==> flow/design.v <==
module pc (
    input   wire                clk,
    input   wire                rst,
    input   wire                pause_i,
    input   wire                sel_i,
    input   wire[15:0]  br_addr_i,
    output  wire[15:0]  pc4_o,
    output  reg[15:0]   pc_o
);
assign pc4_o = pc_o + 4;
always @(posedge clk or posedge rst) begin
    if(rst) begin
        pc_o <= 16'h0000;
    end else if (pause_i == 1'b1) begin
        pc_o <= pc_o;
    end else if (sel_i == 1'b1)begin
        pc_o <= br_addr_i;
    end else begin
        pc_o <= pc_o + 4;
    end
end
endmodule  
module if_id (
    input   wire                clk,
    input   wire                rst,
    input   wire                pause_i,
    input   wire[15:0]  pc_i,
    input   wire[15:0]  pc4_i,
    input   wire[31:0]      inst_i,
    input   wire                flush_i,
    output  reg[15:0]   pc_o,
    output  reg[15:0]   pc4_o,
    output  reg[31:0]       inst_o
);
always @(posedge clk or posedge rst) begin
    if(rst) begin
        pc_o   <= 16'b0;
        pc4_o  <= 16'b0;
        inst_o <= 32'b0;
    end else if(flush_i) begin
        pc_o   <= 16'b0;
        pc4_o  <= 16'b0;
        inst_o <= 32'b0;
    end else if(pause_i == 1'b1) begin
        pc_o   <= pc_o;
        pc4_o  <= pc4_o;
        inst_o <= inst_o;
    end else begin
        pc_o   <= pc_i;
        pc4_o  <= pc4_i;
        inst_o <= inst_i;
    end
end
endmodule  
module regfile (
    input   wire                clk,
    input   wire                wen,
    input   wire[4:0]   waddr,
    input   wire[4:0]   raddr1,
    input   wire[4:0]   raddr2,
    input   wire[31:0]      wdata,
    output  wire[31:0]      data1_o,     
    output  wire[31:0]      data2_o      
);
reg [31:0]  regs[0:31];
assign  data1_o = (raddr1 == 5'b00000) ? 32'h0000_0000 
                  : (wen && raddr1 == waddr) ?  wdata
                  : regs[raddr1];
assign  data2_o = (raddr2 == 5'b00000) ? 32'h0000_0000 
                  : (wen && raddr2 == waddr) ?  wdata
                  : regs[raddr2];
always @(posedge clk) begin
    if(wen) begin
        regs[waddr] <= wdata;
    end else begin
        regs[0] <= 32'h0000_0000; 
    end
end
endmodule  
module ctrl (
    input   wire        rst,
    input   wire[6:0]   opcode,
    input   wire[2:0]   func3,
    input   wire[6:0]   func7,
    output  reg         inst_valid,
    output  reg[2:0]    imm_sel,
    output  reg         reg_wen,
    output  reg         op1_sel,
    output  reg         op2_sel,
    output  reg[1:0]    alu_sel,
    output  reg[3:0]    alu_op,
    output  reg         mem_wen,
    output  reg[1:0]    wb_sel,
    output  reg[2:0]    br_sel,
    output  wire        is_jalr_o
);
assign is_jalr_o = (opcode == 7'b1100111) && (func3 == 3'b000);
always @(*) begin
    if(rst) begin
        inst_valid = 1'b0;
        imm_sel    = 3'b000;
        reg_wen    = 1'b0;
        op1_sel    = 1'b0;
        op2_sel    = 1'b1;
        alu_sel    = 2'b00;
        alu_op     = 4'b0000;
        mem_wen    = 1'b0;
        wb_sel     = 2'b00;
        br_sel     = 3'b000;
    end
    else begin
        case (opcode)
            7'b0110011: begin
                case (func7[5]) 
                    1'b0: begin
                        case (func3)
                            3'b000: begin        
                                inst_valid = 1'b1;             
                                imm_sel    = 3'b000;
                                reg_wen    = 1'b1;
                                op1_sel    = 1'b1;
                                op2_sel    = 1'b0;
                                alu_sel    = 2'b01;
                                alu_op     = 4'b0001;
                                mem_wen    = 1'b0;
                                wb_sel     = 2'b10;
                                br_sel     = 3'b000;
                            end
                            3'b010: begin      
                                inst_valid = 1'b1;                 
                                imm_sel    = 3'b000;
                                reg_wen    = 1'b1;
                                op1_sel    = 1'b1;
                                op2_sel    = 1'b0;
                                alu_sel    = 2'b01;
                                alu_op     = 4'b1011;
                                mem_wen    = 1'b0;
                                wb_sel     = 2'b10;
                                br_sel     = 3'b000;
                            end
                            3'b011: begin     
                                inst_valid = 1'b1;                   
                                imm_sel    = 3'b000;
                                reg_wen    = 1'b1;
                                op1_sel    = 1'b1;
                                op2_sel    = 1'b0;
                                alu_sel    = 2'b01;
                                alu_op     = 4'b1100;
                                mem_wen    = 1'b0;
                                wb_sel     = 2'b10;
                                br_sel     = 3'b000;
                            end
                            3'b111: begin     
                                inst_valid = 1'b1;                  
                                imm_sel    = 3'b000;
                                reg_wen    = 1'b1;
                                op1_sel    = 1'b1;
                                op2_sel    = 1'b0;
                                alu_sel    = 2'b11;
                                alu_op     = 4'b1000;
                                mem_wen    = 1'b0;
                                wb_sel     = 2'b10;
                                br_sel     = 3'b000;
                            end
                            3'b110: begin    
                                inst_valid = 1'b1;               
                                imm_sel    = 3'b000;
                                reg_wen    = 1'b1;
                                op1_sel    = 1'b1;
                                op2_sel    = 1'b0;
                                alu_sel    = 2'b11;
                                alu_op     = 4'b1001;
                                mem_wen    = 1'b0;
                                wb_sel     = 2'b10;
                                br_sel     = 3'b000;
                            end
                            3'b100: begin     
                                inst_valid = 1'b1;                 
                                imm_sel    = 3'b000;
                                reg_wen    = 1'b1;
                                op1_sel    = 1'b1;
                                op2_sel    = 1'b0;
                                alu_sel    = 2'b11;
                                alu_op     = 4'b1010;
                                mem_wen    = 1'b0;
                                wb_sel     = 2'b10;
                                br_sel     = 3'b000;
                            end
                            3'b001: begin   
                                inst_valid = 1'b1;                    
                                imm_sel    = 3'b000;
                                reg_wen    = 1'b1;
                                op1_sel    = 1'b1;
                                op2_sel    = 1'b0;
                                alu_sel    = 2'b10;
                                alu_op     = 4'b0101;
                                mem_wen    = 1'b0;
                                wb_sel     = 2'b10;
                                br_sel     = 3'b000;
                            end
                            3'b101: begin    
                                inst_valid = 1'b1;                    
                                imm_sel    = 3'b000;
                                reg_wen    = 1'b1;
                                op1_sel    = 1'b1;
                                op2_sel    = 1'b0;
                                alu_sel    = 2'b10;
                                alu_op     = 4'b0110;
                                mem_wen    = 1'b0;
                                wb_sel     = 2'b10;
                                br_sel     = 3'b000;
                            end
                            default begin
                                inst_valid = 1'b0;
                                imm_sel    = 3'b000;
                                reg_wen    = 1'b0;
                                op1_sel    = 1'b0;
                                op2_sel    = 1'b1;
                                alu_sel    = 2'b00;
                                alu_op     = 4'b0000;
                                mem_wen    = 1'b0;
                                wb_sel     = 2'b00;
                                br_sel     = 3'b000;
                            end
                        endcase
                    end
                    1'b1: begin
                        case (func3)
                            3'b000: begin   
                                inst_valid = 1'b1;                    
                                imm_sel    = 3'b000;
                                reg_wen    = 1'b1;
                                op1_sel    = 1'b1;
                                op2_sel    = 1'b0;
                                alu_sel    = 2'b01;
                                alu_op     = 4'b0010;
                                mem_wen    = 1'b0;
                                wb_sel     = 2'b10;
                                br_sel     = 3'b000;
                            end
                            3'b101: begin
                                inst_valid = 1'b1;
                                imm_sel    = 3'b000;
                                reg_wen    = 1'b1;
                                op1_sel    = 1'b1;
                                op2_sel    = 1'b0;
                                alu_sel    = 2'b10;
                                alu_op     = 4'b0111;
                                mem_wen    = 1'b0;
                                wb_sel     = 2'b10;
                                br_sel     = 3'b000;
                            end
                            default begin
                                inst_valid = 1'b0;
                                imm_sel    = 3'b000;
                                reg_wen    = 1'b0;
                                op1_sel    = 1'b0;
                                op2_sel    = 1'b1;
                                alu_sel    = 2'b00;
                                alu_op     = 4'b0000;
                                mem_wen    = 1'b0;
                                wb_sel     = 2'b00;
                                br_sel     = 3'b000;
                            end
                        endcase
                    end
                    default begin
                        inst_valid = 1'b0;
                        imm_sel    = 3'b000;
                        reg_wen    = 1'b0;
                        op1_sel    = 1'b0;
                        op2_sel    = 1'b1;
                        alu_sel    = 2'b00;
                        alu_op     = 4'b0000;
                        mem_wen    = 1'b0;
                        wb_sel     = 2'b00;
                        br_sel     = 3'b000;
                    end
                endcase
            end
            7'b0010011: begin
                case (func3)
                    3'b000: begin       
                        inst_valid = 1'b1;                 
                        imm_sel    = 3'b001;
                        reg_wen    = 1'b1;
                        op1_sel    = 1'b1;
                        op2_sel    = 1'b1;
                        alu_sel    = 2'b01;
                        alu_op     = 4'b0001;
                        mem_wen    = 1'b0;
                        wb_sel     = 2'b10;
                        br_sel     = 3'b000;
                    end
                    3'b010: begin       
                        inst_valid = 1'b1;                
                        imm_sel    = 3'b001;
                        reg_wen    = 1'b1;
                        op1_sel    = 1'b1;
                        op2_sel    = 1'b1;
                        alu_sel    = 2'b01;
                        alu_op     = 4'b1011;
                        mem_wen    = 1'b0;
                        wb_sel     = 2'b10;
                        br_sel     = 3'b000;
                    end
                    3'b011: begin      
                        inst_valid = 1'b1;                  
                        imm_sel    = 3'b001;
                        reg_wen    = 1'b1;
                        op1_sel    = 1'b1;
                        op2_sel    = 1'b1;
                        alu_sel    = 2'b01;
                        alu_op     = 4'b1100;
                        mem_wen    = 1'b0;
                        wb_sel     = 2'b10;
                        br_sel     = 3'b000;
                    end
                    3'b111: begin     
                        inst_valid = 1'b1;                  
                        imm_sel    = 3'b001;
                        reg_wen    = 1'b1;
                        op1_sel    = 1'b1;
                        op2_sel    = 1'b1;
                        alu_sel    = 2'b11;
                        alu_op     = 4'b1000;
                        mem_wen    = 1'b0;
                        wb_sel     = 2'b10;
                        br_sel     = 3'b000;
                    end
                    3'b110: begin        
                        inst_valid = 1'b1;                
                        imm_sel    = 3'b001;
                        reg_wen    = 1'b1;
                        op1_sel    = 1'b1;
                        op2_sel    = 1'b1;
                        alu_sel    = 2'b11;
                        alu_op     = 4'b1001;
                        mem_wen    = 1'b0;
                        wb_sel     = 2'b10;
                        br_sel     = 3'b000;
                    end 
                    3'b100: begin     
                        inst_valid = 1'b1;                  
                        imm_sel    = 3'b001;
                        reg_wen    = 1'b1;
                        op1_sel    = 1'b1;
                        op2_sel    = 1'b1;
                        alu_sel    = 2'b11;
                        alu_op     = 4'b1010;
                        mem_wen    = 1'b0;
                        wb_sel     = 2'b10;
                        br_sel     = 3'b000;
                    end
                    3'b001: begin     
                        inst_valid = 1'b1;                  
                        imm_sel    = 3'b001;
                        reg_wen    = 1'b1;
                        op1_sel    = 1'b1;
                        op2_sel    = 1'b1;
                        alu_sel    = 2'b10;
                        alu_op     = 4'b0101;
                        mem_wen    = 1'b0;
                        wb_sel     = 2'b10;
                        br_sel     = 3'b000;
                    end
                    3'b101: begin   
                        inst_valid = 1'b1;                    
                        imm_sel    = 3'b001;
                        reg_wen    = 1'b1;
                        op1_sel    = 1'b1;
                        op2_sel    = 1'b1;
                        alu_sel    = 2'b10;
                        mem_wen    = 1'b0;
                        wb_sel     = 2'b10;
                        br_sel     = 3'b000;
                        if(func7[5]) begin
                            alu_op = 4'b0111;
                        end else begin
                            alu_op = 4'b0110;
                        end
                    end
                    default begin
                        inst_valid = 1'b0;
                        imm_sel    = 3'b000;
                        reg_wen    = 1'b0;
                        op1_sel    = 1'b0;
                        op2_sel    = 1'b1;
                        alu_sel    = 2'b00;
                        alu_op     = 4'b0000;
                        mem_wen    = 1'b0;
                        wb_sel     = 2'b00;
                        br_sel     = 3'b000;
                    end
                endcase
            end
            7'b0000011: begin
                case (func3)
                    3'b010: begin
                        inst_valid = 1'b1;
                        imm_sel    = 3'b001;
                        reg_wen    = 1'b1;
                        op1_sel    = 1'b1;
                        op2_sel    = 1'b1;
                        alu_sel    = 2'b01;
                        alu_op     = 4'b0001;
                        mem_wen    = 1'b0;
                        wb_sel     = 2'b11;
                        br_sel     = 3'b000;
                    end
                    default begin
                        inst_valid = 1'b0;
                        imm_sel    = 3'b000;
                        reg_wen    = 1'b0;
                        op1_sel    = 1'b0;
                        op2_sel    = 1'b1;
                        alu_sel    = 2'b00;
                        alu_op     = 4'b0000;
                        mem_wen    = 1'b0;
                        wb_sel     = 2'b00;
                        br_sel     = 3'b000;
                    end
                endcase
            end
            7'b1100111: begin
                if(func3 == 3'b000) begin
                        inst_valid = 1'b1;                       
                        imm_sel    = 3'b001;
                        reg_wen    = 1'b1;
                        op1_sel    = 1'b0;
                        op2_sel    = 1'b1;
                        alu_sel    = 2'b00;
                        alu_op     = 4'b0000;
                        mem_wen    = 1'b0;
                        wb_sel     = 2'b01;
                        br_sel     = 3'b111;
                end else begin     
                    inst_valid = 1'b0;
                    imm_sel    = 3'b000;
                    reg_wen    = 1'b0;
                    op1_sel    = 1'b0;
                    op2_sel    = 1'b1;
                    alu_sel    = 2'b00;
                    alu_op     = 4'b0000;
                    mem_wen    = 1'b0;
                    wb_sel     = 2'b00;
                    br_sel     = 3'b000;
                end
            end
            7'b0100011: begin
                case (func3)
                    3'b010: begin
                        inst_valid = 1'b1;
                        imm_sel    = 3'b010;
                        reg_wen    = 1'b0;
                        op1_sel    = 1'b1;
                        op2_sel    = 1'b1;
                        alu_sel    = 2'b01;
                        alu_op     = 4'b0001;
                        mem_wen    = 1'b1;
                        wb_sel     = 2'b00;
                        br_sel     = 3'b000;
                    end
                    default begin     
                        inst_valid = 1'b0;
                        imm_sel    = 3'b000;
                        reg_wen    = 1'b0;
                        op1_sel    = 1'b0;
                        op2_sel    = 1'b1;
                        alu_sel    = 2'b00;
                        alu_op     = 4'b0000;
                        mem_wen    = 1'b0;
                        wb_sel     = 2'b00;
                        br_sel     = 3'b000;
                    end
                endcase
            end
            7'b1100011: begin
                case (func3)
                    3'b000: begin
                        inst_valid = 1'b1;
                        imm_sel    = 3'b011;
                        reg_wen    = 1'b0;
                        op1_sel    = 1'b0;
                        op2_sel    = 1'b1;
                        alu_sel    = 2'b01;
                        alu_op     = 4'b0001;
                        mem_wen    = 1'b0;
                        wb_sel     = 2'b00;
                        br_sel     = 3'b001;
                    end
                    3'b001: begin
                        inst_valid = 1'b1;
                        imm_sel    = 3'b011;
                        reg_wen    = 1'b0;
                        op1_sel    = 1'b0;
                        op2_sel    = 1'b1;
                        alu_sel    = 2'b01;
                        alu_op     = 4'b0001;
                        mem_wen    = 1'b0;
                        wb_sel     = 2'b00;
                        br_sel     = 3'b010;
                    end
                    3'b100: begin
                        inst_valid = 1'b1;
                        imm_sel    = 3'b011;
                        reg_wen    = 1'b0;
                        op1_sel    = 1'b0;
                        op2_sel    = 1'b1;
                        alu_sel    = 2'b01;
                        alu_op     = 4'b0001;
                        mem_wen    = 1'b0;
                        wb_sel     = 2'b00;
                        br_sel     = 3'b011;
                    end
                    3'b110: begin
                        inst_valid = 1'b1;
                        imm_sel    = 3'b011;
                        reg_wen    = 1'b0;
                        op1_sel    = 1'b0;
                        op2_sel    = 1'b1;
                        alu_sel    = 2'b01;
                        alu_op     = 4'b0001;
                        mem_wen    = 1'b0;
                        wb_sel     = 2'b00;
                        br_sel     = 3'b100;
                    end
                    3'b101: begin
                        inst_valid = 1'b1;
                        imm_sel    = 3'b011;
                        reg_wen    = 1'b0;
                        op1_sel    = 1'b0;
                        op2_sel    = 1'b1;
                        alu_sel    = 2'b01;
                        alu_op     = 4'b0001;
                        mem_wen    = 1'b0;
                        wb_sel     = 2'b00;
                        br_sel     = 3'b101;
                    end
                    3'b111: begin 
                        inst_valid = 1'b1;   
                        imm_sel    = 3'b011;
                        reg_wen    = 1'b0;
                        op1_sel    = 1'b0;
                        op2_sel    = 1'b1;
                        alu_sel    = 2'b01;
                        alu_op     = 4'b0001;
                        mem_wen    = 1'b0;
                        wb_sel     = 2'b00;
                        br_sel     = 3'b110;
                    end
                    default begin   
                        inst_valid = 1'b0;
                        imm_sel    = 3'b000;
                        reg_wen    = 1'b0;
                        op1_sel    = 1'b0;
                        op2_sel    = 1'b1;
                        alu_sel    = 2'b00;
                        alu_op     = 4'b0000;
                        mem_wen    = 1'b0;
                        wb_sel     = 2'b00;
                        br_sel     = 3'b000;
                    end
                endcase
            end
            7'b0110111: begin
                inst_valid = 1'b1;
                imm_sel    = 3'b100;
                reg_wen    = 1'b1;
                op1_sel    = 1'b1;
                op2_sel    = 1'b1;
                alu_sel    = 2'b01;
                alu_op     = 4'b0011;
                mem_wen    = 1'b0;
                wb_sel     = 2'b10;
                br_sel     = 3'b000;
            end
            7'b0010111: begin       
                inst_valid = 1'b1;      
                imm_sel    = 3'b100;
                reg_wen    = 1'b1;
                op1_sel    = 1'b0;
                op2_sel    = 1'b1;
                alu_sel    = 2'b01;
                alu_op     = 4'b0001;
                mem_wen    = 1'b0;
                wb_sel     = 2'b10;
                br_sel     = 3'b000;
            end
            7'b1101111: begin
                inst_valid = 1'b1;
                imm_sel    = 3'b101;
                reg_wen    = 1'b1;
                op1_sel    = 1'b0;
                op2_sel    = 1'b1;
                alu_sel    = 2'b01;
                alu_op     = 4'b0001;
                mem_wen    = 1'b0;
                wb_sel     = 2'b01;
                br_sel     = 3'b111;
            end
            default begin
                inst_valid = 1'b0;
                imm_sel    = 3'b000;
                reg_wen    = 1'b0;
                op1_sel    = 1'b0;
                op2_sel    = 1'b1;
                alu_sel    = 2'b00;
                alu_op     = 4'b0000;
                mem_wen    = 1'b0;
                wb_sel     = 2'b00;
                br_sel     = 3'b000;
            end
        endcase
    end
end
endmodule  
module imm_gen (
    input   wire            rst,
    input   wire[2:0]       sel_i,
    input   wire[31:7]      data_i,
    output  reg[31:0]   imm_o
);
always @(*) begin
    if(rst) begin
        imm_o = 32'h0000_0000;
    end else begin
        case (sel_i)
            3'b001: begin
                imm_o = { { 20{data_i[31]} }, data_i[31:20]};
            end
            3'b010: begin
                imm_o = { { 20{data_i[31]} } , data_i[31:25], data_i[11:7]};
            end
            3'b011: begin
                imm_o = { { 20{data_i[31]} } , data_i[7], data_i[30:25], data_i[11:8], 1'b0};
            end
            3'b100: begin
                imm_o = { data_i[31:12], 12'b0};
            end
            3'b101: begin
                imm_o = {  { 12{data_i[31]} }, data_i[19:12], data_i[20], data_i[30:21], 1'b0 };
            end
            default begin
                imm_o = 32'h0000_0000;
            end
        endcase
    end
end
endmodule  
module branch (
    input   wire            rst,
    input   wire[2:0]       sel_i,
    input   wire[31:0]  data1_i,
    input   wire[31:0]  data2_i,
    input   wire[15:0]      pc_i,
    input   wire[15:0]      imm_i,
    input   wire            is_jalr_i,
    output  wire[15:0]      br_addr_o,
    output  reg             pc_sel_o
);
assign br_addr_o = (is_jalr_i) ? (data1_i + imm_i) : pc_i + imm_i;
wire[31:0] data_sub = data1_i + ( ~data2_i + 1 );
wire data1_eq_data2 = (data1_i == data2_i);
wire data1_lt_data2 = ( (sel_i == 3'b011) || (sel_i == 3'b101) ) ?
                            (  ( data1_i[31] && !data2_i[31])
                            || ( data1_i[31] &&  data2_i[31] && data_sub[31])
                            || (!data1_i[31] && !data2_i[31] && data_sub[31]) )
                            :  ( data1_i < data2_i );
always @(*) begin
    if(rst) begin
        pc_sel_o = 1'b0;
    end else begin
        case (sel_i)
            3'b001: begin
                pc_sel_o = data1_eq_data2;
            end
            3'b010: begin
                pc_sel_o = ~data1_eq_data2;
            end          
            3'b011,3'b100: begin
                pc_sel_o = data1_lt_data2;
            end     
            3'b101,3'b110: begin
                pc_sel_o = ~data1_lt_data2;
            end
            3'b111: begin
                pc_sel_o = 1'b1;
            end
            default begin
                pc_sel_o = 1'b0;
            end
        endcase
    end
end
endmodule  
module id (
    input   wire                rst,
    input   wire[31:0]      inst_i,
    input   wire[31:0]      rdata1_i,
    input   wire[31:0]      rdata2_i,
    input   wire[15:0]          pc_i,
    output  wire                inst_valid_o,
    output  wire                pc_sel_o,
    output  wire[15:0]          br_addr_o,
    output  wire                reg_wen_o,
    output  wire[4:0]   reg_waddr_o,
    output  wire[31:0]      op1_o,
    output  wire[31:0]      op2_o,
    output  wire[1:0]           alu_sel_o,
    output  wire[3:0]           alu_op_o,
    output  wire                mem_wen_o,
    output  wire[31:0]      mem_wdata_o,
    output  wire[1:0]           wb_sel_o,
    input   wire                ex_wen_i,
    input   wire[4:0]   ex_waddr_i,
    input   wire[31:0]      ex_wdata_i,
    input   wire                mem_wen_i,
    input   wire[4:0]   mem_waddr_i,
    input   wire[31:0]      mem_wdata_i,
    output  wire                op1_sel_o,
    output  wire[4:0]   raddr1_o,
    output  wire                op2_sel_o,
    output  wire[4:0]   raddr2_o
);
wire[2:0]    ctrl_imm_sel_o;
wire         ctrl_op1_sel_o;
wire         ctrl_op2_sel_o;
wire[2:0]    ctrl_br_sel_o;
wire         ctrl_is_jalr_o;
wire[31:0]  immgen_imm_o;
wire    reg1_ex_forward = (ex_wen_i == 1'b1) && (ex_waddr_i == inst_i[19:15]);
wire    reg1_mem_forward = (mem_wen_i == 1'b1) && (mem_waddr_i == inst_i[19:15]);
wire    reg2_ex_forward = (ex_wen_i == 1'b1) && (ex_waddr_i == inst_i[24:20]);
wire    reg2_mem_forward = (mem_wen_i == 1'b1) && (mem_waddr_i == inst_i[24:20]);
wire[31:0]    reg1_data = (inst_i[19:15] == 5'b00000) ? 32'h0000_0000 
                                : (reg1_ex_forward == 1'b1) ? ex_wdata_i
                                : (reg1_mem_forward == 1'b1) ? mem_wdata_i
                                : rdata1_i ;
wire[31:0]    reg2_data = (inst_i[24:20] == 5'b00000) ? 32'h0000_0000
                                : (reg2_ex_forward == 1'b1) ? ex_wdata_i
                                : (reg2_mem_forward == 1'b1) ? mem_wdata_i
                                : rdata2_i ;
assign op1_o = (ctrl_op1_sel_o == 1'b0) ? {16'b0,pc_i} 
                : reg1_data;
assign op2_o = (ctrl_op2_sel_o == 1'b1) ? immgen_imm_o 
                : reg2_data;
ctrl u_ctrl(
    .rst(rst),
    .opcode(inst_i[6:0]),
    .func3(inst_i[14:12]),
    .func7(inst_i[31:25]),
    .inst_valid(inst_valid_o),
    .imm_sel(ctrl_imm_sel_o),
    .reg_wen(reg_wen_o),
    .op1_sel(ctrl_op1_sel_o),
    .op2_sel(ctrl_op2_sel_o),
    .alu_sel(alu_sel_o),
    .alu_op(alu_op_o),
    .mem_wen(mem_wen_o),
    .wb_sel(wb_sel_o),
    .br_sel(ctrl_br_sel_o),
    .is_jalr_o(ctrl_is_jalr_o)
);
imm_gen u_imm_gen(
    .rst(rst),
    .sel_i(ctrl_imm_sel_o),
    .data_i(inst_i[31:7]),
    .imm_o(immgen_imm_o)
);
branch u_branch(
    .rst(rst),
    .sel_i(ctrl_br_sel_o),
    .data1_i(reg1_data),
    .data2_i(reg2_data),
    .pc_i(pc_i),
    .imm_i(immgen_imm_o[15:0]),
    .is_jalr_i(ctrl_is_jalr_o),
    .pc_sel_o(pc_sel_o),
    .br_addr_o(br_addr_o)
);
assign reg_waddr_o = inst_i[11:7];
assign mem_wdata_o = reg2_data;
wire uses_rs1 = (inst_i[6:0] == 7'b0110011)  || (inst_i[6:0] == 7'b0010011) ||
                (inst_i[6:0] == 7'b0000011) || (inst_i[6:0] == 7'b1100111) ||
                (inst_i[6:0] == 7'b0100011)  || (inst_i[6:0] == 7'b1100011);
wire uses_rs2 = (inst_i[6:0] == 7'b0110011)  || (inst_i[6:0] == 7'b0100011)  ||
                (inst_i[6:0] == 7'b1100011);
assign op1_sel_o = uses_rs1 ? 1'b1 : 1'b0;
assign raddr1_o  = inst_i[19:15];
assign op2_sel_o = uses_rs2 ? 1'b0 : 1'b1;
assign raddr2_o  = inst_i[24:20]; 
endmodule  
module id_ex (
    input   wire                clk,
    input   wire                rst,
    input   wire                pause_i,
    input   wire                inst_valid_i,
    input   wire[31:0]      op1_i,
    input   wire[31:0]      op2_i,
    input   wire[1:0]           alu_sel_i,
    input   wire[3:0]           alu_op_i,
    input   wire                reg_wen_i,
    input   wire[4:0]   reg_waddr_i,
    input   wire[1:0]           wb_sel_i,
    input   wire[15:0]  pc_i,
    input   wire[15:0]  pc4_i,
    input   wire                mem_wen_i,
    input   wire[31:0]      mem_wdata_i,
    output  reg                 inst_valid_o,
    output  reg[31:0]       op1_o,
    output  reg[31:0]       op2_o,
    output  reg[1:0]            alu_sel_o,
    output  reg[3:0]            alu_op_o,
    output  reg                 reg_wen_o,
    output  reg[4:0]    reg_waddr_o,
    output  reg[1:0]            wb_sel_o,
    output  reg[15:0]   pc_o,
    output  reg[15:0]   pc4_o,
    output  reg                 mem_wen_o,
    output  reg[31:0]       mem_wdata_o
);
always @(posedge clk or posedge rst) begin
    if(rst) begin
        inst_valid_o <= 1'b0;
        op1_o        <= 32'h0000_0000;
        op2_o        <= 32'h0000_0000;
        alu_sel_o    <= 2'b00;
        alu_op_o     <= 4'b0000;
        reg_wen_o    <= 1'b0;
        reg_waddr_o  <= 5'b00000;
        wb_sel_o     <= 2'b00;
        pc_o         <= 16'h0000;
        pc4_o        <= 16'h0000;
        mem_wen_o    <= 1'b0;
        mem_wdata_o  <= 1'b0;
    end else if(pause_i == 1'b1) begin
        inst_valid_o <= 1'b0;
        op1_o        <= 32'h0000_0000;
        op2_o        <= 32'h0000_0000;
        alu_sel_o    <= 2'b00;
        alu_op_o     <= 4'b0000;
        reg_wen_o    <= 1'b0;
        reg_waddr_o  <= 5'b00000;
        wb_sel_o     <= 2'b00;
        pc_o         <= 16'h0000;
        pc4_o        <= 16'h0000;
        mem_wen_o    <= 1'b0;
        mem_wdata_o  <= 1'b0;
    end else begin
        inst_valid_o <= inst_valid_i;
        op1_o        <= op1_i;
        op2_o        <= op2_i;
        alu_sel_o    <= alu_sel_i;
        alu_op_o     <= alu_op_i;
        reg_wen_o    <= reg_wen_i;
        reg_waddr_o  <= reg_waddr_i;
        wb_sel_o     <= wb_sel_i;
        pc_o         <= pc_i;
        pc4_o        <= pc4_i;
        mem_wen_o    <= mem_wen_i;
        mem_wdata_o  <= mem_wdata_i;
    end
end
endmodule  
module alu (
    input   wire            rst,
    input   wire[31:0]  num1_i,
    input   wire[31:0]  num2_i,
    input   wire[1:0]       sel,    
    input   wire[3:0]       op,     
    output  reg[31:0]       result_o
);
reg[31:0]   result_arith;
reg[31:0]   result_shift;
reg[31:0]   result_logic;
wire[31:0] num_add = num1_i + num2_i;
wire[31:0] num_sub = num1_i + ( ~num2_i + 1 );
wire num1_eq_num2 = (num1_i == num2_i);
wire num1_lt_num2 = ( op == 4'b1011) ?
                            (  ( num1_i[31] && !num2_i[31])
                            || ( num1_i[31] &&  num2_i[31] && num_sub[31])
                            || (!num1_i[31] && !num2_i[31] && num_sub[31]) )
                            :  ( num1_i < num2_i );
always @(*) begin
    if(rst) begin
        result_arith = 32'h0000_0000;
    end else begin
        case (op)
            4'b0001: begin
                result_arith = num_add;
            end
            4'b0010: begin
                result_arith = num_sub;
            end
            4'b0011: begin
                result_arith = num2_i;
            end
            4'b1011,4'b1100: begin
                result_arith = num1_lt_num2;
            end
            default begin
                result_arith = 32'h0000_0000;
            end        
        endcase
    end
end
always @(*) begin
    if(rst) begin
        result_shift = 32'h0000_0000;
    end else begin
        case (op)
            4'b0101: begin
                result_shift = num1_i << num2_i[4:0];
            end
            4'b0110: begin
                result_shift = num1_i >> num2_i[4:0];
            end
            4'b0111: begin
                result_shift = $signed( num1_i ) >>> num2_i[4:0];
            end
            default begin
                result_shift = 32'h0000_0000;
            end
        endcase
    end
end
always @(*) begin
    if(rst) begin
        result_logic = 32'h0000_0000;
    end else begin
        case (op)
            4'b1000: begin
                result_logic = num1_i & num2_i;
            end
            4'b1001: begin
                result_logic = num1_i | num2_i;
            end
            4'b1010: begin
                result_logic = num1_i ^ num2_i;
            end
            default begin
                result_logic = 32'h0000_0000;
            end
        endcase
    end 
end
always @(*) begin
    case (sel)
        2'b01: begin
            result_o = result_arith;
        end
        2'b11: begin
            result_o = result_logic;
        end
        2'b10: begin
            result_o = result_shift;
        end
        default begin
            result_o = 32'h0000_0000;
        end
    endcase
end
endmodule  
module ex (      
    input  wire                 rst,
    input  wire                 inst_valid_i,
    input  wire[31:0]       op1_i,
    input  wire[31:0]       op2_i,
    input  wire[1:0]            alu_sel_i,
    input  wire[3:0]            alu_op_i,
    input  wire                 reg_wen_i,
    input  wire[4:0]    reg_waddr_i,
    input  wire[1:0]            wb_sel_i,
    input  wire[15:0]   pc_i,
    input  wire[15:0]   pc4_i,
    input  wire                 mem_wen_i,
    input  wire[31:0]       mem_wdata_i, 
    output wire                 inst_valid_o,
    output wire                 mem_wen_o,
    output wire[31:0]       mem_wdata_o,
    output wire                 reg_wen_o,
    output wire[4:0]    reg_waddr_o,
    output wire[31:0]       alu_result_o,
    output wire[1:0]            wb_sel_o,
    output wire[15:0]           pc_o,
    output wire[15:0]           pc4_o,
    output wire[31:0]       data_forward_o
);
assign inst_valid_o = inst_valid_i;
assign mem_wen_o = mem_wen_i;
assign mem_wdata_o = mem_wdata_i;
assign reg_wen_o = reg_wen_i;
assign reg_waddr_o = reg_waddr_i;
assign wb_sel_o = wb_sel_i;
assign pc_o  = pc_i;
assign pc4_o = pc4_i;
alu u_alu(
    .rst(rst),
    .num1_i(op1_i),
    .num2_i(op2_i),
    .sel(alu_sel_i),
    .op(alu_op_i),
    .result_o(alu_result_o)
);
assign data_forward_o = wb_sel_i == (2'b01) ? {16'b0,pc4_i} : alu_result_o;
endmodule  
module ex_mem (
    input   wire                clk,
    input   wire                rst,
    input   wire                pause_i, 
    input   wire                inst_valid_i,
    input   wire                mem_wen_i,
    input   wire[31:0]      mem_wdata_i,
    input   wire                reg_wen_i,
    input   wire[4:0]   reg_waddr_i,
    input   wire[31:0]      alu_result_i,
    input   wire[1:0]           wb_sel_i, 
    input   wire[15:0]          pc_i,
    input   wire[15:0]          pc4_i,
    output   reg                inst_valid_o,
    output   reg                mem_wen_o,
    output   reg[31:0]      mem_wdata_o,
    output   reg                reg_wen_o,
    output   reg[4:0]   reg_waddr_o,
    output   reg[31:0]      alu_result_o,
    output   reg[1:0]           wb_sel_o,
    output   reg[15:0]          pc_o,
    output   reg[15:0]          pc4_o
);
always @(posedge clk or posedge rst) begin
    if(rst) begin
        inst_valid_o <= 1'b0;
        mem_wen_o    <= 1'b0;
        mem_wdata_o  <= 32'h0000_0000;
        reg_wen_o    <= 1'b0;
        reg_waddr_o  <= 5'b00000;
        alu_result_o <= 32'h0000_0000;
        wb_sel_o     <= 2'b00;
        pc_o         <= 16'h0000;
        pc4_o        <= 16'h0000;
    end else if(pause_i == 1'b1) begin
        inst_valid_o <= 1'b0;
        mem_wen_o    <= 1'b0;
        mem_wdata_o  <= 32'h0000_0000;
        reg_wen_o    <= 1'b0;
        reg_waddr_o  <= 5'b00000;
        alu_result_o <= 32'h0000_0000;
        wb_sel_o     <= 2'b00;
        pc_o         <= 16'h0000;
        pc4_o        <= 16'h0000;
    end else begin
        inst_valid_o <= inst_valid_i;
        mem_wen_o    <= mem_wen_i;
        mem_wdata_o  <= mem_wdata_i;
        reg_wen_o    <= reg_wen_i;
        reg_waddr_o  <= reg_waddr_i;
        alu_result_o <= alu_result_i;
        wb_sel_o     <= wb_sel_i;
        pc_o         <= pc_i;
        pc4_o        <= pc4_i;
    end
end
endmodule  
module mem (
    input   wire[31:0]      alu_result_i,
    input   wire[1:0]           wb_sel_i,
    input   wire[15:0]          pc4_i,
    input   wire[31:0]      dm_data_i,
    output  wire[31:0]      reg_wdata_o
);
assign  reg_wdata_o = (wb_sel_i == 2'b10) ? alu_result_i
                        : (wb_sel_i == 2'b01) ? pc4_i
                        : (wb_sel_i == 2'b11) ? dm_data_i
                        : 32'h0000_0000;
endmodule  
module mem_wb (
    input   wire                clk,
    input   wire                rst,
    input   wire                pause_i, 
    input   wire                inst_valid_i,
    input   wire                reg_wen_i,
    input   wire[4:0]   reg_waddr_i,
    input   wire[31:0]      reg_wdata_i,
    input   wire[15:0]          pc_i,
    output  reg                 inst_valid_o,
    output  reg                 reg_wen_o,
    output  reg[4:0]    reg_waddr_o,
    output  reg[31:0]       reg_wdata_o,
    output  reg[15:0]           pc_o
);
always @(posedge clk or posedge rst) begin
    if(rst) begin
        inst_valid_o <= 1'b0;
        reg_wen_o    <= 1'b0;
        reg_waddr_o  <= 5'b00000;
        reg_wdata_o  <= 32'h0000_0000;
        pc_o         <= 16'h0000;
    end else if(pause_i == 1'b1) begin
        inst_valid_o <= 1'b0;
        reg_wen_o    <= 1'b0;
        reg_waddr_o  <= 5'b00000;
        reg_wdata_o  <= 32'h0000_0000;
        pc_o         <= 16'h0000;
    end else begin
        inst_valid_o <= inst_valid_i;
        reg_wen_o    <= reg_wen_i;
        reg_waddr_o  <= reg_waddr_i;
        reg_wdata_o  <= reg_wdata_i;
        pc_o         <= pc_i;
    end
end
endmodule  
module bubble (
    input   wire                rst,
    input   wire                ex_wen_i,
    input   wire[1:0]           ex_wb_sel_i,
    input   wire[4:0]   ex_reg_waddr_i,
    input   wire                id_op1_sel_i,
    input   wire[4:0]   id_raddr1_i,
    input   wire                id_op2_sel_i,
    input   wire[4:0]   id_raddr2_i,
    output  reg                 pc_pause_o,
    output  reg                 ifid_pause_o,
    output  reg                 idex_pause_o,
    output  reg                 exmem_pause_o,
    output  reg                 memwb_pause_o
);
wire    lu_pause = (ex_wen_i == 1'b1) && ( ex_wb_sel_i == 2'b11 ) 
                && ( ( id_op1_sel_i == 1'b1 && id_raddr1_i == ex_reg_waddr_i)
                    || (id_op2_sel_i == 1'b0 && id_raddr2_i == ex_reg_waddr_i) );
always @(*) begin
    if(rst) begin
        pc_pause_o    = 1'b0; 
        ifid_pause_o  = 1'b0;
        idex_pause_o  = 1'b0;
        exmem_pause_o = 1'b0;
        memwb_pause_o = 1'b0;
    end else if(lu_pause) begin
        pc_pause_o    = 1'b1; 
        ifid_pause_o  = 1'b1;
        idex_pause_o  = 1'b1;
        exmem_pause_o = 1'b0;
        memwb_pause_o = 1'b0;
    end else begin
        pc_pause_o    = 1'b0; 
        ifid_pause_o  = 1'b0;
        idex_pause_o  = 1'b0;
        exmem_pause_o = 1'b0;
        memwb_pause_o = 1'b0;
    end
end
endmodule  
module miniRV (
    input   wire                clk,
    input   wire                rst,
    input   wire[31:0]      inst_i,
    input   wire[31:0]      mem_rdata_i,
    output  wire[13:0]   inst_addr_o,
    output  wire[15:0]          mem_addr_o,
    output  wire                mem_wen_o,
    output  wire[31:0]      mem_wdata_o,
    output          debug_wb_have_inst,    
    output [31:0]   debug_wb_pc,           
    output          debug_wb_ena,          
    output [4:0]    debug_wb_reg,          
    output [31:0]   debug_wb_value         
);
wire                pc_sel_i;
wire                id_pc_sel_o;
wire[15:0]          pc_br_addr_i;
wire[15:0]  pc_pc_o;
wire[15:0]  pc_pc4_o;
assign inst_addr_o = pc_pc_o[15:2];
wire[15:0]          ifid_pc_o;
wire[15:0]          ifid_pc4_o;
wire[31:0]      ifid_inst_o;
wire                idex_inst_valid_i;
wire[31:0]      idex_op1_i;
wire[31:0]      idex_op2_i;
wire[1:0]           idex_alu_sel_i;
wire[3:0]           idex_alu_op_i;
wire                idex_reg_wen_i;
wire[4:0]   idex_reg_waddr_i;
wire[1:0]           idex_wb_sel_i;
wire                idex_mem_wen_i;
wire[31:0]      idex_mem_wdata_i;
wire[31:0]      idex_op1_o;
wire[31:0]      idex_op2_o;
wire[1:0]           idex_alu_sel_o;
wire[3:0]           idex_alu_op_o;
wire                idex_reg_wen_o;
wire[4:0]   idex_reg_waddr_o;
wire[1:0]           idex_wb_sel_o;
wire[15:0]  idex_pc_o;
wire[15:0]  idex_pc4_o;
wire                idex_mem_wen_o;
wire[31:0]      idex_mem_wdata_o;
wire[31:0]      ex_data_forward_o;
wire                exmem_inst_valid_i;
wire                exmem_mem_wen_i;
wire[31:0]      exmem_mem_wdata_i;
wire                exmem_reg_wen_i;
wire[4:0]   exmem_reg_waddr_i;
wire[31:0]      exmem_alu_result_i;
wire[1:0]           exmem_wb_sel_i;
wire[15:0]          exmem_pc4_i;
wire                exmem_inst_valid_o;
wire                exmem_reg_wen_o;
wire[4:0]   exmem_reg_waddr_o;
wire[31:0]      exmem_alu_result_o;
wire[1:0]           exmem_wb_sel_o;
wire[15:0]          exmem_pc4_o;
wire[15:0]          exmem_pc_i;
wire[15:0]          exmem_pc_o;
wire                memwb_reg_wen_i;
wire[4:0]   memwb_reg_waddr_i;
wire[31:0]      memwb_reg_wdata_i;
wire[15:0]          trace_pc; 
wire                regfile_wen_i;
wire[31:0]      regfile_wdata_i;
wire[4:0]   regfile_waddr_i;
wire[4:0]   regfile_raddr1_i;
wire[4:0]   regfile_raddr2_i;
wire[31:0]      regfile_data1_o;
wire[31:0]      regfile_data2_o;
wire[31:0]      alu_num1_i;
wire[31:0]      alu_num2_i;
wire[1:0]           alu_sel_i;    
wire[5:0]           alu_op_i;     
wire                bubble_id_op1_sel_i;
wire[4:0]   bubble_id_raddr1_i;
wire                bubble_id_op2_sel_i;
wire[4:0]   bubble_id_raddr2_i;
wire                bubble_pc_pause_o;
wire                bubble_ifid_pause_o;
wire                bubble_idex_pause_o;
wire                bubble_exmem_pause_o;
wire                bubble_memwb_pause_o;
pc u_pc(
    .clk(clk),
    .rst(rst),
    .pause_i(bubble_pc_pause_o),
    .sel_i(pc_sel_i),
    .br_addr_i(pc_br_addr_i),
    .pc4_o(pc_pc4_o),
    .pc_o(pc_pc_o)
);
if_id u_if_id(
    .clk(clk),
    .rst(rst),
    .pause_i(bubble_ifid_pause_o),
    .pc_i(pc_pc_o),
    .pc4_i(pc_pc4_o),
    .inst_i(inst_i),
    .flush_i(pc_sel_i),
    .pc_o(ifid_pc_o),
    .pc4_o(ifid_pc4_o),
    .inst_o(ifid_inst_o)
);
regfile u_regfile(
    .clk(clk),
    .wen(regfile_wen_i),
    .waddr(regfile_waddr_i),
    .raddr1(ifid_inst_o[19:15]),
    .raddr2(ifid_inst_o[24:20]),
    .wdata(regfile_wdata_i),
    .data1_o(regfile_data1_o),
    .data2_o(regfile_data2_o)
);
id u_id(
    .rst(rst),
    .inst_i(ifid_inst_o),
    .rdata1_i(regfile_data1_o),
    .rdata2_i(regfile_data2_o),
    .pc_i(ifid_pc_o),
    .pc_sel_o(id_pc_sel_o),
    .br_addr_o(pc_br_addr_i),
    .reg_wen_o(idex_reg_wen_i),
    .reg_waddr_o(idex_reg_waddr_i),
    .inst_valid_o(idex_inst_valid_i),
    .op1_o(idex_op1_i),
    .op2_o(idex_op2_i),
    .alu_sel_o(idex_alu_sel_i),
    .alu_op_o(idex_alu_op_i),
    .mem_wen_o(idex_mem_wen_i),
    .mem_wdata_o(idex_mem_wdata_i),
    .wb_sel_o(idex_wb_sel_i),
    .ex_wen_i(exmem_reg_wen_i),
    .ex_waddr_i(exmem_reg_waddr_i),
    .ex_wdata_i(ex_data_forward_o),
    .mem_wen_i(exmem_reg_wen_o),
    .mem_waddr_i(exmem_reg_waddr_o),
    .mem_wdata_i(memwb_reg_wdata_i),
    .op1_sel_o(bubble_id_op1_sel_i),
    .raddr1_o(bubble_id_raddr1_i),
    .op2_sel_o(bubble_id_op2_sel_i),
    .raddr2_o(bubble_id_raddr2_i)
);
wire idex_inst_valid_o;
id_ex u_id_ex(
    .clk(clk),
    .rst(rst),
    .pause_i(bubble_idex_pause_o),
    .inst_valid_i(idex_inst_valid_i),
    .op1_i(idex_op1_i),
    .op2_i(idex_op2_i),
    .alu_sel_i(idex_alu_sel_i),
    .alu_op_i(idex_alu_op_i),
    .reg_wen_i(idex_reg_wen_i),
    .reg_waddr_i(idex_reg_waddr_i),
    .wb_sel_i(idex_wb_sel_i),
    .pc_i(ifid_pc_o),
    .pc4_i(ifid_pc4_o),
    .mem_wen_i(idex_mem_wen_i),
    .mem_wdata_i(idex_mem_wdata_i),
    .inst_valid_o(idex_inst_valid_o),
    .op1_o(idex_op1_o),
    .op2_o(idex_op2_o),
    .alu_sel_o(idex_alu_sel_o),
    .alu_op_o(idex_alu_op_o),
    .reg_wen_o(idex_reg_wen_o),
    .reg_waddr_o(idex_reg_waddr_o),
    .wb_sel_o(idex_wb_sel_o),
    .pc_o(idex_pc_o),
    .pc4_o(idex_pc4_o),
    .mem_wen_o(idex_mem_wen_o),
    .mem_wdata_o(idex_mem_wdata_o)
);
ex u_ex(
    .rst(rst),
    .inst_valid_i(idex_inst_valid_o),
    .op1_i(idex_op1_o),
    .op2_i(idex_op2_o),
    .alu_sel_i(idex_alu_sel_o),
    .alu_op_i(idex_alu_op_o),
    .reg_wen_i(idex_reg_wen_o),
    .reg_waddr_i(idex_reg_waddr_o),
    .wb_sel_i(idex_wb_sel_o),
    .pc_i(idex_pc_o),
    .pc4_i(idex_pc4_o),
    .mem_wen_i(idex_mem_wen_o),
    .mem_wdata_i(idex_mem_wdata_o),
    .inst_valid_o(exmem_inst_valid_i),
    .mem_wen_o(exmem_mem_wen_i),
    .mem_wdata_o(exmem_mem_wdata_i),
    .reg_wen_o(exmem_reg_wen_i),
    .reg_waddr_o(exmem_reg_waddr_i),
    .alu_result_o(exmem_alu_result_i),
    .wb_sel_o(exmem_wb_sel_i),
    .pc_o(exmem_pc_i),
    .pc4_o(exmem_pc4_i),
    .data_forward_o(ex_data_forward_o)
);
ex_mem u_ex_mem(
    .clk(clk),
    .rst(rst),
    .pause_i(bubble_exmem_pause_o),
    .inst_valid_i(exmem_inst_valid_i),
    .mem_wen_i(exmem_mem_wen_i),
    .mem_wdata_i(exmem_mem_wdata_i),
    .reg_wen_i(exmem_reg_wen_i),
    .reg_waddr_i(exmem_reg_waddr_i),
    .alu_result_i(exmem_alu_result_i),
    .wb_sel_i(exmem_wb_sel_i), 
    .pc4_i(exmem_pc4_i),
    .inst_valid_o(exmem_inst_valid_o),
    .mem_wen_o(mem_wen_o),
    .mem_wdata_o(mem_wdata_o),
    .reg_wen_o(exmem_reg_wen_o),
    .reg_waddr_o(exmem_reg_waddr_o),
    .alu_result_o(exmem_alu_result_o),
    .wb_sel_o(exmem_wb_sel_o), 
    .pc4_o(exmem_pc4_o),
    .pc_i(exmem_pc_i),
    .pc_o(exmem_pc_o)
);
mem u_mem(
    .alu_result_i(exmem_alu_result_o),
    .wb_sel_i(exmem_wb_sel_o),
    .pc4_i(exmem_pc4_o),
    .dm_data_i(mem_rdata_i),
    .reg_wdata_o(memwb_reg_wdata_i)
);
mem_wb u_mem_wb(
    .clk(clk),
    .rst(rst),
    .pause_i(bubble_memwb_pause_o),
    .inst_valid_i(exmem_inst_valid_o),
    .reg_wen_i(exmem_reg_wen_o),
    .reg_waddr_i(exmem_reg_waddr_o),
    .reg_wdata_i(memwb_reg_wdata_i),
    .inst_valid_o(debug_wb_have_inst),
    .reg_wen_o(regfile_wen_i),
    .reg_waddr_o(regfile_waddr_i),
    .reg_wdata_o(regfile_wdata_i),
    .pc_i(exmem_pc_o),
    .pc_o(trace_pc)
);
bubble u_bubble(
    .rst(rst),
    .ex_wen_i(idex_reg_wen_o),
    .ex_wb_sel_i(idex_wb_sel_o),
    .ex_reg_waddr_i(idex_reg_waddr_o),
    .id_op1_sel_i(bubble_id_op1_sel_i),
    .id_raddr1_i(bubble_id_raddr1_i),
    .id_op2_sel_i(bubble_id_op2_sel_i),
    .id_raddr2_i(bubble_id_raddr2_i),
    .pc_pause_o(bubble_pc_pause_o),
    .ifid_pause_o(bubble_ifid_pause_o),
    .idex_pause_o(bubble_idex_pause_o),
    .exmem_pause_o(bubble_exmem_pause_o),
    .memwb_pause_o(bubble_memwb_pause_o)
);
assign mem_addr_o = exmem_alu_result_o[15:0];
assign pc_sel_i = id_pc_sel_o & ~bubble_pc_pause_o;
assign debug_wb_pc        = {16'b0,trace_pc};
assign debug_wb_ena       = regfile_wen_i;
assign debug_wb_reg       = regfile_waddr_i;
assign debug_wb_value     = regfile_wdata_i;
endmodule  
Wiki page: miniRV / tool data

== Reports on miniRV ==
Module miniRV before and after one edit of its RTL, step after step.
"before" refers to lines of the RTL above, "after" to lines of the edited file.
"change" is "after" less "before", of the values as shown; "relative change" is that difference over "before", in percent.
Library cell names are shortened.
The mark -- stands for no value.

* Design top: miniRV
* Clock: clk
* Standard-cell library: sky130hd
* Corner: tt_025C_1v80

== Diff ==
The edit as a unified diff against the file above.
The edit is scripted: it alters the design's behaviour and was not made to optimise anything.

<pre>
@@ -763,10 +763,14 @@
     .is_jalr_o(ctrl_is_jalr_o)
 );
+wire [31:0] immgen_imm_o_p, immgen_imm_o_n;
 imm_gen u_imm_gen(
     .rst(rst),
     .sel_i(ctrl_imm_sel_o),
     .data_i(inst_i[31:7]),
-    .imm_o(immgen_imm_o)
-);
+    .imm_o(immgen_imm_o_p)
+);
+imm_gen u_imm_gen_twin (.rst(rst), .sel_i(ctrl_imm_sel_o), .data_i(~(inst_i[31:7])),
+    .imm_o(immgen_imm_o_n));
+assign immgen_imm_o = immgen_imm_o_p ^ immgen_imm_o_n;
 branch u_branch(
     .rst(rst),
</pre>

== Elaborated design ==
Source: Yosys, flattened and elaborated, memories not mapped. Widths are those after wreduce. Registers that Yosys merges into a memory's read port (data or address) are not register bits. Print and check cells do not count.
Yosys's memory passes give these memory sizes; they may raise the number of words (mostly to a power of two), join words into wider ones and drop unused or constant bits.

{| class="wikitable"
|+ Word-level totals
! what !! before !! after !! change !! relative change (%)
|-
| flip-flop bits (word level) || 385 || 385 || 0 || 0.00
|-
| RAM bits || 1024 || 1024 || 0 || 0.00
|-
| ROM bits || 48 || 48 || 0 || 0.00
|-
| memory cells || 2 || 2 || 0 || 0.00
|-
| input port bits || 66 || 66 || 0 || 0.00
|-
| output and inout port bits || 134 || 134 || 0 || 0.00
|-
| elaborated cells || 282 || 286 || +4 || +1.42
|}

{| class="wikitable"
|+ Memories
! what !! before !! after
|-
| words x width with read and write ports || u_regfile.regs 32x32 r2 w1; 8x6 r1 w0 || u_regfile.regs 32x32 r2 w1; 8x6 r1 w0
|}

{| class="wikitable"
|+ Cells by class
! what !! before !! after !! change !! relative change (%)
|-
| add/subtract/negate cells || 8 || 8 || 0 || 0.00
|-
| $lt $le $gt $ge || 2 || 2 || 0 || 0.00
|-
| equality and inequality tests || 57 || 57 || 0 || 0.00
|-
| shifts and indexed selects || 3 || 3 || 0 || 0.00
|-
| mux-type cells || 115 || 117 || +2 || +1.74
|-
| bitwise gates (word level) || 10 || 12 || +2 || +20.00
|-
| reduce/logical cells || 55 || 55 || 0 || 0.00
|}

{| class="wikitable"
|+ Operator list
! cell !! before !! after !! change !! relative change (%)
|-
| 2-to-1 mux 32 bit || 25 || 26 || +1 || +4.00
|-
| parallel mux 32 bit (select 5 bit) || 1 || 2 || +1 || +100.00
|-
| bitwise XOR 32 bit || 1 || 2 || +1 || +100.00
|-
| NOT 25 bit || 0 || 1 || +1 || --
|-
| 2-to-1 mux 1 bit || 32 || 32 || 0 || 0.00
|-
| logical AND 1 bit || 21 || 21 || 0 || 0.00
|-
| logical OR 1 bit || 13 || 13 || 0 || 0.00
|-
| == test 3 bit with constant B || 10 || 10 || 0 || 0.00
|-
| 2-to-1 mux 2 bit || 9 || 9 || 0 || 0.00
|-
| == test 5 bit || 8 || 8 || 0 || 0.00
|-
| 2-to-1 mux 16 bit || 8 || 8 || 0 || 0.00
|-
| OR reduction 2 bit || 8 || 8 || 0 || 0.00
|}

Not every row of either side is listed.

== Logic depth ==
Yosys ltp: most cells in a row. Word level: on the elaborated netlist, between registers, memories and ports. Mapped: between sequential cells and ports; inverters and the memories' decode and read muxes count.

{| class="wikitable"
|+ Depth
! what !! before !! after !! change !! relative change (%)
|-
| word-level depth || 25 || 25 || 0 || 0.00
|-
| ABC_AREA || 0 || 0 || -- || --
|-
| gate-level depth with buffers || 46 || 43 || -3 || -6.52
|-
| gate-level depth less buffers || 39 || 36 || -3 || -7.69
|}

== Mapped cells and area ==
The flow's flattened synthesis, as Yosys stat reports it; memories are mapped. The netlist is that of the ABC_AREA named above (0 if unset); the other value can give another one.

{| class="wikitable"
|+ Cells by type
! cell type !! before !! after !! change !! relative change (%)
|-
| nor2_1 || 310 || 385 || +75 || +24.19
|-
| and2_1 || 113 || 63 || -50 || -44.25
|-
| o21ai_0 || 214 || 256 || +42 || +19.63
|-
| nand2_1 || 312 || 274 || -38 || -12.18
|-
| clkbuf_1 || 211 || 243 || +32 || +15.17
|-
| nor2b_1 || 47 || 72 || +25 || +53.19
|-
| a211oi_1 || 67 || 90 || +23 || +34.33
|-
| a22o_1 || 80 || 62 || -18 || -22.50
|-
| mux2_2 || 55 || 37 || -18 || -32.73
|-
| a21oi_1 || 258 || 242 || -16 || -6.20
|}

Not every row of either side is listed.

{| class="wikitable"
|+ Mapped netlist
! what !! before !! after !! change !! relative change (%)
|-
| mapped cells || 5273 || 5257 || -16 || -0.30
|-
| mapped area (sq mm) || 0.0754899 || 0.0750707 || -0.0004192 || -0.56
|-
| sequential area (sq mm) || 0.0402336 || 0.0400834 || -0.0001502 || -0.37
|-
| flip-flops || 1403 || 1397 || -6 || -0.43
|-
| buffers || 437 || 454 || +17 || +3.89
|}

The figures by module come from a second, unflattened synthesis with its own total; it is not the netlist above.

{| class="wikitable"
|+ Second synthesis, totals
! what !! before !! after !! change !! relative change (%)
|-
| cell total of the unflattened synthesis || 6097 || 6246 || +149 || +2.44
|-
| area (unflattened synthesis) (sq mm) || 0.0794612 || 0.0804922 || +0.0010310 || +1.30
|}

Each row is one instance without its submodules.

{| class="wikitable"
|+ By module, before
! module !! times used !! cells !! area (sq mm) !! sequential area (sq mm)
|-
| regfile || 1 || 2661 || 0.0484189 || 0.0307495
|-
| alu || 1 || 1334 || 0.0094691 || 0
|-
| id_ex || 1 || 305 || 0.0047746 || 0.0036035
|-
| ex_mem || 1 || 224 || 0.003387 || 0.0026525
|-
| id || 1 || 471 || 0.0028577 || 0
|-
| if_id || 1 || 207 || 0.0026213 || 0.0016015
|-
| branch || 1 || 250 || 0.0019056 || 0
|}

before: Further modules, not shown: 8.

{| class="wikitable"
|+ By module, after
! module !! times used !! cells !! area (sq mm) !! sequential area (sq mm)
|-
| regfile || 1 || 2661 || 0.0484189 || 0.0307495
|-
| alu || 1 || 1334 || 0.0094691 || 0
|-
| id_ex || 1 || 305 || 0.0047746 || 0.0036035
|-
| id || 1 || 541 || 0.0034558 || 0
|-
| ex_mem || 1 || 224 || 0.003387 || 0.0026525
|-
| if_id || 1 || 207 || 0.0026213 || 0.0016015
|-
| branch || 1 || 250 || 0.0019056 || 0
|}

after: Further modules, not shown: 8.

== Timing after synthesis ==
OpenSTA on the mapped netlist: ideal clock, no wires. The path of least setup slack (recovery checks aside). Input and output delay are each 20% of the period. Register names are those of the netlist, which keeps one name where synthesis merged equal registers.

{| class="wikitable"
|+ Timing after synthesis
! what !! before !! after !! change !! relative change (%)
|-
| path type || input to register || input to register || -- || --
|-
| start point || input port rst || input port rst || -- || --
|-
| end point || register u_if_id.inst_o[17] || register u_if_id.inst_o[2] || -- || --
|-
| clock period (ns) || 9.5 || 9.5 || 0.0 || 0.00
|-
| input delay (ns) || 1.900 || 1.900 || 0.000 || 0.00
|-
| setup time (ns) || 0.068 || 0.121 || +0.053 || --
|-
| launch time at the first pin (ns) || 1.900 || 1.900 || 0.000 || 0.00
|-
| arrival time (ns) || 16.905 || 16.892 || -0.013 || -0.08
|-
| required time (ns) || 9.432 || 9.379 || -0.053 || -0.56
|-
| slack (ns) || -7.473 || -7.513 || -0.040 || --
|-
| delay of the path (ns) || 15.073 || 15.113 || +0.040 || +0.27
|-
| stages || 25 || 27 || +2 || +8.00
|-
| path buffers || 2 || 5 || +3 || +150.00
|-
| synthesis period reached (ns) || 16.973 || 17.013 || +0.040 || +0.24
|}

"delay of the path" is the arrival time less input delay plus setup time.
"stages" counts driving pins, that of a launching flip-flop among them; a cell with two outputs on the path counts twice.
"synthesis period reached" is the clock period less the worst setup slack; recovery checks do not enter. This is arithmetic on one report: input and output delays are still those of the set period (20% each).
Between the ends stands the longest chain of elaborated cells between them, by number of cells; it is not shown to be the way that was timed. Of several equally long chains one is given.
Each line given opens the expression or statement behind the cell; cells for indexed reads and writes are added by Yosys, which also makes memories of some case tables.
A register here has more assigning lines than the two given.

Between the ends, after synthesis, before:
* Cell sequence: clkinv_1 -> nand2_1 -> clkbuf_1 -> o21ai_0 -> a311o_1 -> mux2i_1 -> mux2_2 -> nor2_1 -> (+9 left out) -> fa_1 -> a32oi_1 -> a211o_1 -> o211ai_1 -> a21oi_1 -> nor2_1 -> clkbuf_1 -> a22o_1
* Length of the longest elaborated chain: 17
* Elaborated cells on any way between the ends: 45
* Classes of those cells: add/sub (2); compare (1); eq/ne (9); mux (16); logic (5); reduce/logical (12)

{| class="wikitable"
|+ RTL lines, path after synthesis, before
! what !! line !! text
|-
| start: declaration || 1156 || <nowiki>input   wire                rst,</nowiki>
|-
| 2-to-1 mux 32 bit || 909 || <nowiki>if(rst) begin</nowiki>
|-
| parallel mux 32 bit (select 3 bit) || 949 || <nowiki>case (sel)</nowiki>
|-
| 2-to-1 mux 32 bit || 1006 || <nowiki>assign data_forward_o = wb_sel_i == (2'b01) ? {16'b0,pc4_i} : alu_result_o;</nowiki>
|-
| 2-to-1 mux 32 bit || 741 || <nowiki>: (reg2_ex_forward == 1'b1) ? ex_wdata_i</nowiki>
|-
| (+10 left out) || -- ||
|-
| 2-to-1 mux 1 bit || 671 || <nowiki>if(rst) begin</nowiki>
|-
| bitwise AND 1 bit || 1416 || <nowiki>assign pc_sel_i = id_pc_sel_o & ~bubble_pc_pause_o;</nowiki>
|-
| 2-to-1 mux 32 bit || 40 || <nowiki>end else if(flush_i) begin</nowiki>
|-
| end: assignment || 47 || <nowiki>inst_o <= inst_o;</nowiki>
|-
| end: assignment || 51 || <nowiki>inst_o <= inst_i;</nowiki>
|-
| end: declaration || 33 || <nowiki>output  reg[31:0]       inst_o</nowiki>
|}

Nets of the timed path that keep an RTL name, with a line that drives or declares them; the list need not be complete.

{| class="wikitable"
|+ Named nets, after synthesis, before
! net !! line
|-
| exmem_alu_result_i[9] || 949
|}

Between the ends, after synthesis, after:
* Cell sequence: buf_2 -> clkinv_1 -> nand2_1 -> clkbuf_1 -> o32ai_1 -> nor4b_1 -> nor2_1 -> o21ai_0 -> (+11 left out) -> a2111oi_2 -> and4b_1 -> or2_1 -> buf_6 -> nor2b_4 -> buf_6 -> buf_6 -> a22o_1
* Length of the longest elaborated chain: 17
* Elaborated cells on any way between the ends: 45
* Classes of those cells: add/sub (2); compare (1); eq/ne (9); mux (16); logic (5); reduce/logical (12)

{| class="wikitable"
|+ RTL lines, path after synthesis, after
! what !! line !! text
|-
| start: declaration || 1160 || <nowiki>input   wire                rst,</nowiki>
|-
| 2-to-1 mux 32 bit || 913 || <nowiki>if(rst) begin</nowiki>
|-
| parallel mux 32 bit (select 3 bit) || 953 || <nowiki>case (sel)</nowiki>
|-
| 2-to-1 mux 32 bit || 1010 || <nowiki>assign data_forward_o = wb_sel_i == (2'b01) ? {16'b0,pc4_i} : alu_result_o;</nowiki>
|-
| 2-to-1 mux 32 bit || 741 || <nowiki>: (reg2_ex_forward == 1'b1) ? ex_wdata_i</nowiki>
|-
| (+10 left out) || -- ||
|-
| 2-to-1 mux 1 bit || 671 || <nowiki>if(rst) begin</nowiki>
|-
| bitwise AND 1 bit || 1420 || <nowiki>assign pc_sel_i = id_pc_sel_o & ~bubble_pc_pause_o;</nowiki>
|-
| 2-to-1 mux 32 bit || 40 || <nowiki>end else if(flush_i) begin</nowiki>
|-
| end: assignment || 47 || <nowiki>inst_o <= inst_o;</nowiki>
|-
| end: assignment || 51 || <nowiki>inst_o <= inst_i;</nowiki>
|-
| end: declaration || 33 || <nowiki>output  reg[31:0]       inst_o</nowiki>
|}

== Timing after layout ==
From the final timing report of each run of pair 1: the path of least setup slack in the routed layout; clock arrival at registers is part of the times.

{| class="wikitable"
|+ Timing post-layout
! what !! before !! after !! change !! relative change (%)
|-
| path type || register to register || register to register || -- || --
|-
| start point || register u_id_ex.op2_o[0] || register u_id_ex.op1_o[6] || -- || --
|-
| end point || register u_if_id.inst_o[13] || register u_if_id.inst_o[22] || -- || --
|-
| clock period (ns) || 8.95 || 8.95 || 0.00 || 0.00
|-
| setup time (ns) || 0.11 || 0.11 || 0.00 || --
|-
| launch time at the first pin (ns) || 0.82 || 0.78 || -0.04 || -4.88
|-
| arrival time (ns) || 9.11 || 9.35 || +0.24 || +2.63
|-
| required time (ns) || 9.67 || 9.60 || -0.07 || -0.72
|-
| slack (ns) || 0.56 || 0.25 || -0.31 || --
|-
| stages || 30 || 38 || +8 || +26.67
|-
| path buffers || 4 || 3 || -1 || -25.00
|}

Between the ends stands the longest chain of elaborated cells between them, by number of cells; it is not shown to be the way that was timed. Of several equally long chains one is given.
A register here has more assigning lines than the two given.

Between the ends, post-layout, before:
* Cell sequence: dfrtp_4 -> ha_1 -> fa_1 -> a211oi_1 -> nor4_1 -> nor2_1 -> nand4_1 -> nand3_1 -> (+14 left out) -> a211o_1 -> o211ai_1 -> a21oi_2 -> buf_12 -> nor2_4 -> buf_12 -> buf_12 -> a22o_1
* Elaborated cells on any way between the ends: 50
* Classes of those cells: add/sub (5); compare (2); eq/ne (2); shift (3); mux (17); logic (8); reduce/logical (13)

{| class="wikitable"
|+ RTL lines, path post-layout, before
! what !! line !! text
|-
| start: declaration || 812 || <nowiki>output  reg[31:0]       op2_o,</nowiki>
|-
| start: assignment || 827 || <nowiki>op2_o        <= 32'h0000_0000;</nowiki>
|-
| start: assignment || 853 || <nowiki>op2_o        <= op2_i;</nowiki>
|-
| end: assignment || 47 || <nowiki>inst_o <= inst_o;</nowiki>
|-
| end: assignment || 51 || <nowiki>inst_o <= inst_i;</nowiki>
|-
| end: declaration || 33 || <nowiki>output  reg[31:0]       inst_o</nowiki>
|}

before: Chain of elaborated cells between the ends: none given.
Nets of the timed path that keep an RTL name, with a line that drives or declares them; the list need not be complete.

{| class="wikitable"
|+ Named nets, post-layout, before
! net !! line !! text
|-
| exmem_alu_result_i[26] || 949 || <nowiki>case (sel)</nowiki>
|}

Between the ends, post-layout, after:
* Cell sequence: dfrtp_1 -> inv_1 -> ha_1 -> nor2b_1 -> or4_1 -> o2111ai_1 -> o21ai_2 -> a211oi_2 -> (+22 left out) -> fa_1 -> a32o_1 -> a2111oi_2 -> and4b_1 -> or2_1 -> nor2b_4 -> buf_12 -> a22o_1
* Length of the longest elaborated chain: 23
* Elaborated cells on any way between the ends: 48
* Classes of those cells: add/sub (4); compare (2); eq/ne (2); shift (3); mux (17); logic (7); reduce/logical (13)

{| class="wikitable"
|+ RTL lines, path post-layout, after
! what !! line !! text
|-
| start: declaration || 815 || <nowiki>output  reg[31:0]       op1_o,</nowiki>
|-
| start: assignment || 830 || <nowiki>op1_o        <= 32'h0000_0000;</nowiki>
|-
| start: assignment || 856 || <nowiki>op1_o        <= op1_i;</nowiki>
|-
| adder 32 bit || 882 || <nowiki>wire[31:0] num_sub = num1_i + ( ~num2_i + 1 );</nowiki>
|-
| logical AND 1 bit || 886 || <nowiki>|| ( num1_i[31] &&  num2_i[31] && num_sub[31])</nowiki>
|-
| logical OR 1 bit x2 || 885 || <nowiki>(  ( num1_i[31] && !num2_i[31])</nowiki>
|-
| 2-to-1 mux 1 bit || 884 || <nowiki>wire num1_lt_num2 = ( op == 4'b1011) ?</nowiki>
|-
| (+15 left out) || -- ||
|-
| 2-to-1 mux 1 bit || 671 || <nowiki>if(rst) begin</nowiki>
|-
| bitwise AND 1 bit || 1420 || <nowiki>assign pc_sel_i = id_pc_sel_o & ~bubble_pc_pause_o;</nowiki>
|-
| 2-to-1 mux 32 bit || 40 || <nowiki>end else if(flush_i) begin</nowiki>
|-
| end: assignment || 47 || <nowiki>inst_o <= inst_o;</nowiki>
|-
| end: assignment || 51 || <nowiki>inst_o <= inst_i;</nowiki>
|-
| end: declaration || 33 || <nowiki>output  reg[31:0]       inst_o</nowiki>
|}

{| class="wikitable"
|+ Named nets, post-layout, after
! net !! line !! text
|-
| exmem_alu_result_i[0] || 953 || <nowiki>case (sel)</nowiki>
|}

== Layout results ==
Runs of the flow (Yosys, OpenROAD) on both versions; the two runs of a pair have the same settings. The constraints put input and output delay at 20% of the set period each and load the outputs with 0.01 pF.

Settings, pair 1:
* period_ns: 8.95
* CAP_MARGIN: 20
* CORE_MARGIN: 2
* CORE_UTILIZATION: 40
* SLEW_MARGIN: 20

{| class="wikitable"
|+ Final reports, pair 1
! what !! before !! after !! change !! relative change (%)
|-
| netlist area reported by Yosys (sq mm) || 0.0754899 || 0.0750707 || -0.0004192 || -0.56
|-
| die size (sq mm) || 0.192216 || 0.191157 || -0.001059 || -0.55
|-
| standard-cell area after layout (sq mm) || 0.0862177 || 0.0859549 || -0.0002628 || -0.30
|-
| final design utilization || 0.46 || 0.459 || -0.001 || --
|-
| smallest setup slack (ns) || 0.564 || 0.250 || -0.314 || --
|-
| total negative setup slack (ns) || 0.000 || 0.000 || 0.000 || --
|-
| worst hold slack after layout (ns) || 0.341 || 0.340 || -0.001 || --
|-
| power (W) || 0.015432 || 0.015109 || -0.000323 || -2.09
|-
| achieved period (ns) || 8.386 || 8.700 || +0.314 || +3.74
|}

Settings, pair 2:
* CAP_MARGIN: 35
* CELL_PAD_IN_SITES_GLOBAL_PLACEMENT: 1
* CORE_ASPECT_RATIO: 1.51
* CORE_MARGIN: 3
* CORE_UTILIZATION: 57
* CTS_CLUSTER_DIAMETER: 372
* CTS_CLUSTER_SIZE: 96
* PLACE_DENSITY_LB_ADDON: 0.06
* SETUP_SLACK_MARGIN: 1.01
* SLEW_MARGIN: 15
* period_ns: 10.9

{| class="wikitable"
|+ Final reports, pair 2
! what !! before !! after !! change !! relative change (%)
|-
| netlist area reported by Yosys (sq mm) || 0.0754899 || 0.0750707 || -0.0004192 || -0.56
|-
| die size (sq mm) || 0.136935 || 0.136186 || -0.000749 || -0.55
|-
| standard-cell area after layout (sq mm) || 0.080541 || 0.0800017 || -0.0005393 || -0.67
|-
| final design utilization || 0.614 || 0.612 || -0.002 || --
|-
| smallest setup slack (ns) || 1.647 || 1.781 || +0.134 || --
|-
| total negative setup slack (ns) || 0.000 || 0.000 || 0.000 || --
|-
| worst hold slack after layout (ns) || 0.367 || 0.379 || +0.012 || --
|-
| power (W) || 0.009048 || 0.008851 || -0.000197 || -2.18
|-
| achieved period (ns) || 9.253 || 9.119 || -0.134 || -1.45
|}

"achieved period" means the clock period less the worst setup slack. The figure is calculated, with input and output delays left at 20% of the set period.
"power": no workload was simulated; the value follows from the tool's default switching activity.
